==> flow/design.v <==
`timescale 1ns / 1ps
module mem32 (
    input Clk,                
    input rst,              
    input wr,         
    input rd,            
    input [3:0] in_add,      
    input [31:0] Data_in_32,  
    output reg [31:0] Data_out_32,  
    output reg valid
);
    reg [7:0] A [0:15];  
    always @(posedge Clk or posedge rst) begin
        if (rst) begin
            Data_out_32 <= 32'b0;
            valid <= 0;
        end else begin
            case ({wr, rd}) 
                2'b10: begin
                    if (in_add <= 12) begin  
                        A[in_add]     <= Data_in_32[7:0];    
                        A[in_add + 1] <= Data_in_32[15:8];   
                        A[in_add + 2] <= Data_in_32[23:16];  
                        A[in_add + 3] <= Data_in_32[31:24];  
                        valid <= 0;
                    end
                end
                2'b01: begin
                    if (in_add <= 12) begin  
                        Data_out_32[7:0]    <= A[in_add];      
                        Data_out_32[15:8]   <= A[in_add + 1];  
                        Data_out_32[23:16]  <= A[in_add + 2];  
                        Data_out_32[31:24]  <= A[in_add + 3]; 
                        valid <= 1; 
                    end else begin
                        Data_out_32 <= 32'b0; 
                        valid <= 0; 
                    end
                end
                default: begin
                    Data_out_32 <= 32'b0;  
                    valid <= 0;
                end
            endcase
        end
    end
endmodule
-- From RTL to reports: mem32
Tool output for the design above, in the order of the flow.
Line numbers count from 1 in the design file above.
Operators: Yosys type, input widths -> output width; for muxes data width and select width s.
Library cell names are shortened.
The mark - stands for no value.
- top module: mem32
- clock: Clk
- standard-cell library: sky130hd
- library corner: tt_025C_1v80

-- Word-level counts
Counts by Yosys on the flattened word-level netlist (proc, flatten, opt, wreduce). Print and check cells are left out. Cells with the same type and inputs are merged into one.
- add/subtract/negate cells: 3
- magnitude comparators: 1
- equal/unequal tests: 63
- mux-type cells: 79
- bitwise operators at 1
- reductions and logical operators: 36
- operator list (cell ; number):
    $mux 8 ; 68
    $pmux 8 s16 ; 4
    $eq 4x4->1 const B ; 32
    $eq 4x3->1 const B ; 16
    $reduce_and 4->1 ; 16
    $reduce_bool 4->1 ; 16
    $pmux 8 s2 ; 4
    $eq 4x2->1 const B ; 8
    $eq 4x1->1 const B ; 4
    $logic_not 4->1 ; 4
    $add 4x2->4 const B ; 2
    $add 4x1->4 const B ; 1
    $le 4x4->1 const B ; 1
    $eq 2x1->1 const B ; 1
    $eq 2x2->1 const B ; 1
    $ne 2x2->1 const B ; 1
    $pmux 1 s2 ; 1
    $mux 1 ; 2
    $not 1->1 ; 1
- flip-flop bits (word level): 161
- input port bits: 40

-- Depth
Depth = most cells in a row (Yosys ltp): at word level without a register or memory, in the mapped netlist without a sequential cell, where the memories' decode and read muxes count.
- depth in word-level cells: 5
- ABC_AREA: 1
- mapped depth: 16
- mapped depth without buffers: 15

-- Mapped cells and area
Yosys stat after the flow's synthesis: flattened, memories mapped to cells. It holds for the ABC_AREA given above (unset counts as 0); a run with the other value may have another netlist.
- cells by type (type ; number ; total area (sq um)):
    edfxtp_1 ; 128 ; 3.84E+03
    nand2_1 ; 576 ; 2.16E+03
    o21ai_0 ; 237 ; 1.19E+03
    nor2_1 ; 291 ; 1.09E+03
    dfrtp_1 ; 33 ; 825.792
    inv_1 ; 163 ; 611.837
    nand3_1 ; 113 ; 565.542
    o22ai_1 ; 63 ; 394.128
    o211ai_1 ; 49 ; 367.853
    a21oi_1 ; 64 ; 320.307
    clkbuf_1 ; 77 ; 289.027
    a211oi_1 ; 33 ; 247.738
    buf_2 ; 49 ; 245.235
    o221ai_1 ; 23 ; 201.443
    nand4_1 ; 27 ; 168.912
    a31oi_1 ; 23 ; 143.888
    a41oi_1 ; 10 ; 87.584
    o2111ai_1 ; 10 ; 87.584
Other cell types: 19; their cells: 61.
- cells in the netlist: 2030
- noted chip area (Yosys): 13232.7 sq um
- noted area of sequential cells: 4669.5 sq um
- noted flip-flops: 161
- buffer cells: 133

-- Timing after synthesis
Source: OpenSTA report_checks on the synthesized netlist (no wires, ideal clock, input and output delay 20% of the period each), path of least setup slack; recovery checks are left aside. Register names are those of the netlist, which keeps one name where synthesis merged equal registers.
- kind: input-to-reg
- from: in in_add[1]
- to: reg A[4][0]
- clock period: 5000 ps
- setup time: 378 ps
- time at the first pin: 1000 ps
- noted data arrival time: 2714 ps
- data required time at 4622 ps
- slack: 1907 ps
- noted path delay: 2092 ps
- noted stages on the path: 10
- noted synthesis period reached: 3093 ps
"path delay" = arrival - input delay + setup time.
"stages on the path": output pins that drive a net of the path, with the launching flip-flop's if there is one; two outputs of one cell count as two.
"synthesis period reached" is the clock period less the worst setup slack; recovery checks do not enter. This is arithmetic on one report: input and output delays are still those of the set period (20% each).
Between the ends stands the longest chain of elaborated cells between them, by number of cells; it is not shown to be the way that was timed. Of several equally long chains one is given.
A line is the first line of the expression or statement that the cell stems from. Yosys adds cells for indexed reads and writes and turns some case tables into memories.
Lines with a computed index may be missing from the assigning lines.
The path ends at the enable pin of a flip-flop; only ways to that pin are counted.
- cells stage by stage: ha_1 inv_1 nand2_1 nand2_1 nand2_1 buf_4 nor3_4 inv_1 buf_2 a41oi_1
- cells in the longest elaborated chain: 4
- ends and longest elaborated chain, post-synthesis (item ; RTL line ; source):
    start: declaration ; 7 ; input [3:0] in_add,
    $add 4x1->4 ; 22 ; A[in_add + 1] <= Data_in_32[15:8];
    $eq 4x3->1 ; 22 ;
    $reduce_bool 4->1 ; - ;
    $reduce_and 4->1 ; - ;
    end: assignment ; 21 ; A[in_add]     <= Data_in_32[7:0];
    end: declaration ; 12 ; reg [7:0] A [0:15];

-- Worst path after layout
Path of least setup slack in the final report of job 1 (OpenROAD, finished layout, wires in). Where an end is a register, its clock arrival counts in the times.
The path's times are printed in steps of 10 ps; the period is the one set.
- kind: input-to-reg
- from: in in_add[1]
- to: reg A[0][4]
- clock period: 6240 ps
- setup time: 370 ps
- time at the first pin: 1250 ps
- noted data arrival time: 4890 ps
- data required time at 6350 ps
- slack: 1460 ps
- noted stages on the path: 7
Between the ends stands the longest chain of elaborated cells between them, by number of cells; it is not shown to be the way that was timed. Of several equally long chains one is given.
Lines with a computed index may be missing from the assigning lines.
The path ends at the enable pin of a flip-flop; only ways to that pin are counted.
- cells stage by stage: clkdlybuf4s50_1 nand2_1 inv_2 nand2_1 inv_1 nand2_1 a41oi_1
- cells in the longest elaborated chain: 4
- ends and longest elaborated chain, post-layout (item ; RTL line ; source):
    start: declaration ; 7 ; input [3:0] in_add,
    $add 4x2->4 ; 24 ; A[in_add + 3] <= Data_in_32[31:24];
    $logic_not 4->1 ; 24 ;
    $reduce_bool 4->1 ; - ;
    $reduce_and 4->1 ; - ;
    end: assignment ; 21 ; A[in_add]     <= Data_in_32[7:0];
    end: declaration ; 12 ; reg [7:0] A [0:15];

Hand-over note for mem32

Top module mem32; platform sky130hd; tools Yosys and OpenROAD; 6 stored runs in no particular order. Input and output delays are each 20% of the period that was set; the output load is 0.01 pF.
"reached clock period": clock period set for the run, less the worst setup slack. It is reckoned from that one timing run; input and output delays stay at 20% of the period that was set.
"worst setup path time" is the time allowed to the run's worst setup path (the clock period less input and output delay, where it has them) less its slack. Clock arrival times count: a late capture clock shortens it, a late launch clock lengthens it.
"total power after layout": no workload was simulated; the value follows from the tool's default switching activity.
"worst setup path time" is known to 10 ps.

Job 1
Settings were ABC_AREA = 1; CAP_MARGIN = 30; CELL_PAD_IN_SITES_GLOBAL_PLACEMENT = 2; CORE_MARGIN = 10; CORE_UTILIZATION = 19; CTS_CLUSTER_SIZE = 35; MAX_ROUTING_LAYER = met4; PLACE_DENSITY_LB_ADDON = 0.22; SETUP_SLACK_MARGIN = 0.22; period_ns = 6.24; SLEW_MARGIN = 20
- setup total negative slack: 0 ps
- noted the final worst hold slack: 484 ps
- chip area after synthesis (Yosys): 13232.7 sq um
- reached clock period at 4780 ps
- total power after layout at 3147 uW
- noted the overall die area: 80602.0 sq um
- setup slack of the worst path at 1460 ps
- noted the standard-cell area after layout: 15778.9 sq um
- utilization after layout: 22.9%
- worst setup path time at 3530 ps
- worst setup path kind: input-to-reg

Job 2
Settings were CELL_PAD_IN_SITES_DETAIL_PLACEMENT = 2; CORE_ASPECT_RATIO = 0.81; CORE_MARGIN = 6; CORE_UTILIZATION = 47; CTS_CLUSTER_DIAMETER = 278; GPL_TIMING_DRIVEN = 0; MIN_ROUTING_LAYER = met1; PLACE_DENSITY_LB_ADDON = 0.19; SLEW_MARGIN = 10; period_ns = 3.66; CAP_MARGIN = 20
- no results, clock tree synthesis failed with DPL-0033

Job 3
Settings were CORE_ASPECT_RATIO = 0.52; CORE_MARGIN = 2; CORE_UTILIZATION = 40; CTS_CLUSTER_SIZE = 79; GPL_ROUTABILITY_DRIVEN = 1; MIN_ROUTING_LAYER = met2; SLEW_MARGIN = 10; TNS_END_PERCENT = 90; period_ns = 3.48; CAP_MARGIN = 20
- no results, routing failed with GRT-0116

Job 4
Settings were CORE_UTILIZATION = 40; period_ns = 3.4; CAP_MARGIN = 20; CORE_MARGIN = 2; SLEW_MARGIN = 20
- reached clock period at 3052 ps
- setup slack of the worst path at 348 ps
- noted the standard-cell area after layout: 16973.8 sq um
- chip area after synthesis (Yosys): 14029.7 sq um
- total power after layout at 6279 uW
- setup total negative slack: 0 ps
- utilization after layout: 49.1%
- noted the final worst hold slack: 485 ps
- noted the overall die area: 36588.0 sq um
- worst setup path time at 2370 ps
- worst setup path kind: input-to-reg

Job 5
Settings were CAP_MARGIN = 40; CELL_PAD_IN_SITES_GLOBAL_PLACEMENT = 2; CORE_ASPECT_RATIO = 0.52; CORE_MARGIN = 8; CORE_UTILIZATION = 40; CTS_CLUSTER_DIAMETER = 148; CTS_CLUSTER_SIZE = 79; GPL_ROUTABILITY_DRIVEN = 1; MIN_ROUTING_LAYER = met2; PLACE_DENSITY_LB_ADDON = 0.1; SLEW_MARGIN = 10; TNS_END_PERCENT = 5; period_ns = 3.48
- no results, routing failed with GRT-0116

Job 6
Settings were CAP_MARGIN = 5; CORE_ASPECT_RATIO = 1.39; CORE_UTILIZATION = 21; CTS_CLUSTER_SIZE = 30; MIN_ROUTING_LAYER = met2; PLACE_DENSITY_LB_ADDON = 0.07; period_ns = 3.59; CORE_MARGIN = 2; SLEW_MARGIN = 20
- chip area after synthesis (Yosys): 14029.7 sq um
- noted the standard-cell area after layout: 17894.7 sq um
- setup total negative slack: 0 ps
- noted the overall die area: 68920.5 sq um
- noted the final worst hold slack: 478 ps
- setup slack of the worst path at 193 ps
- total power after layout at 6316 uW
- reached clock period at 3397 ps
- utilization after layout: 27.1%
- worst setup path time at 2680 ps
- worst setup path kind: input-to-reg

End of note.
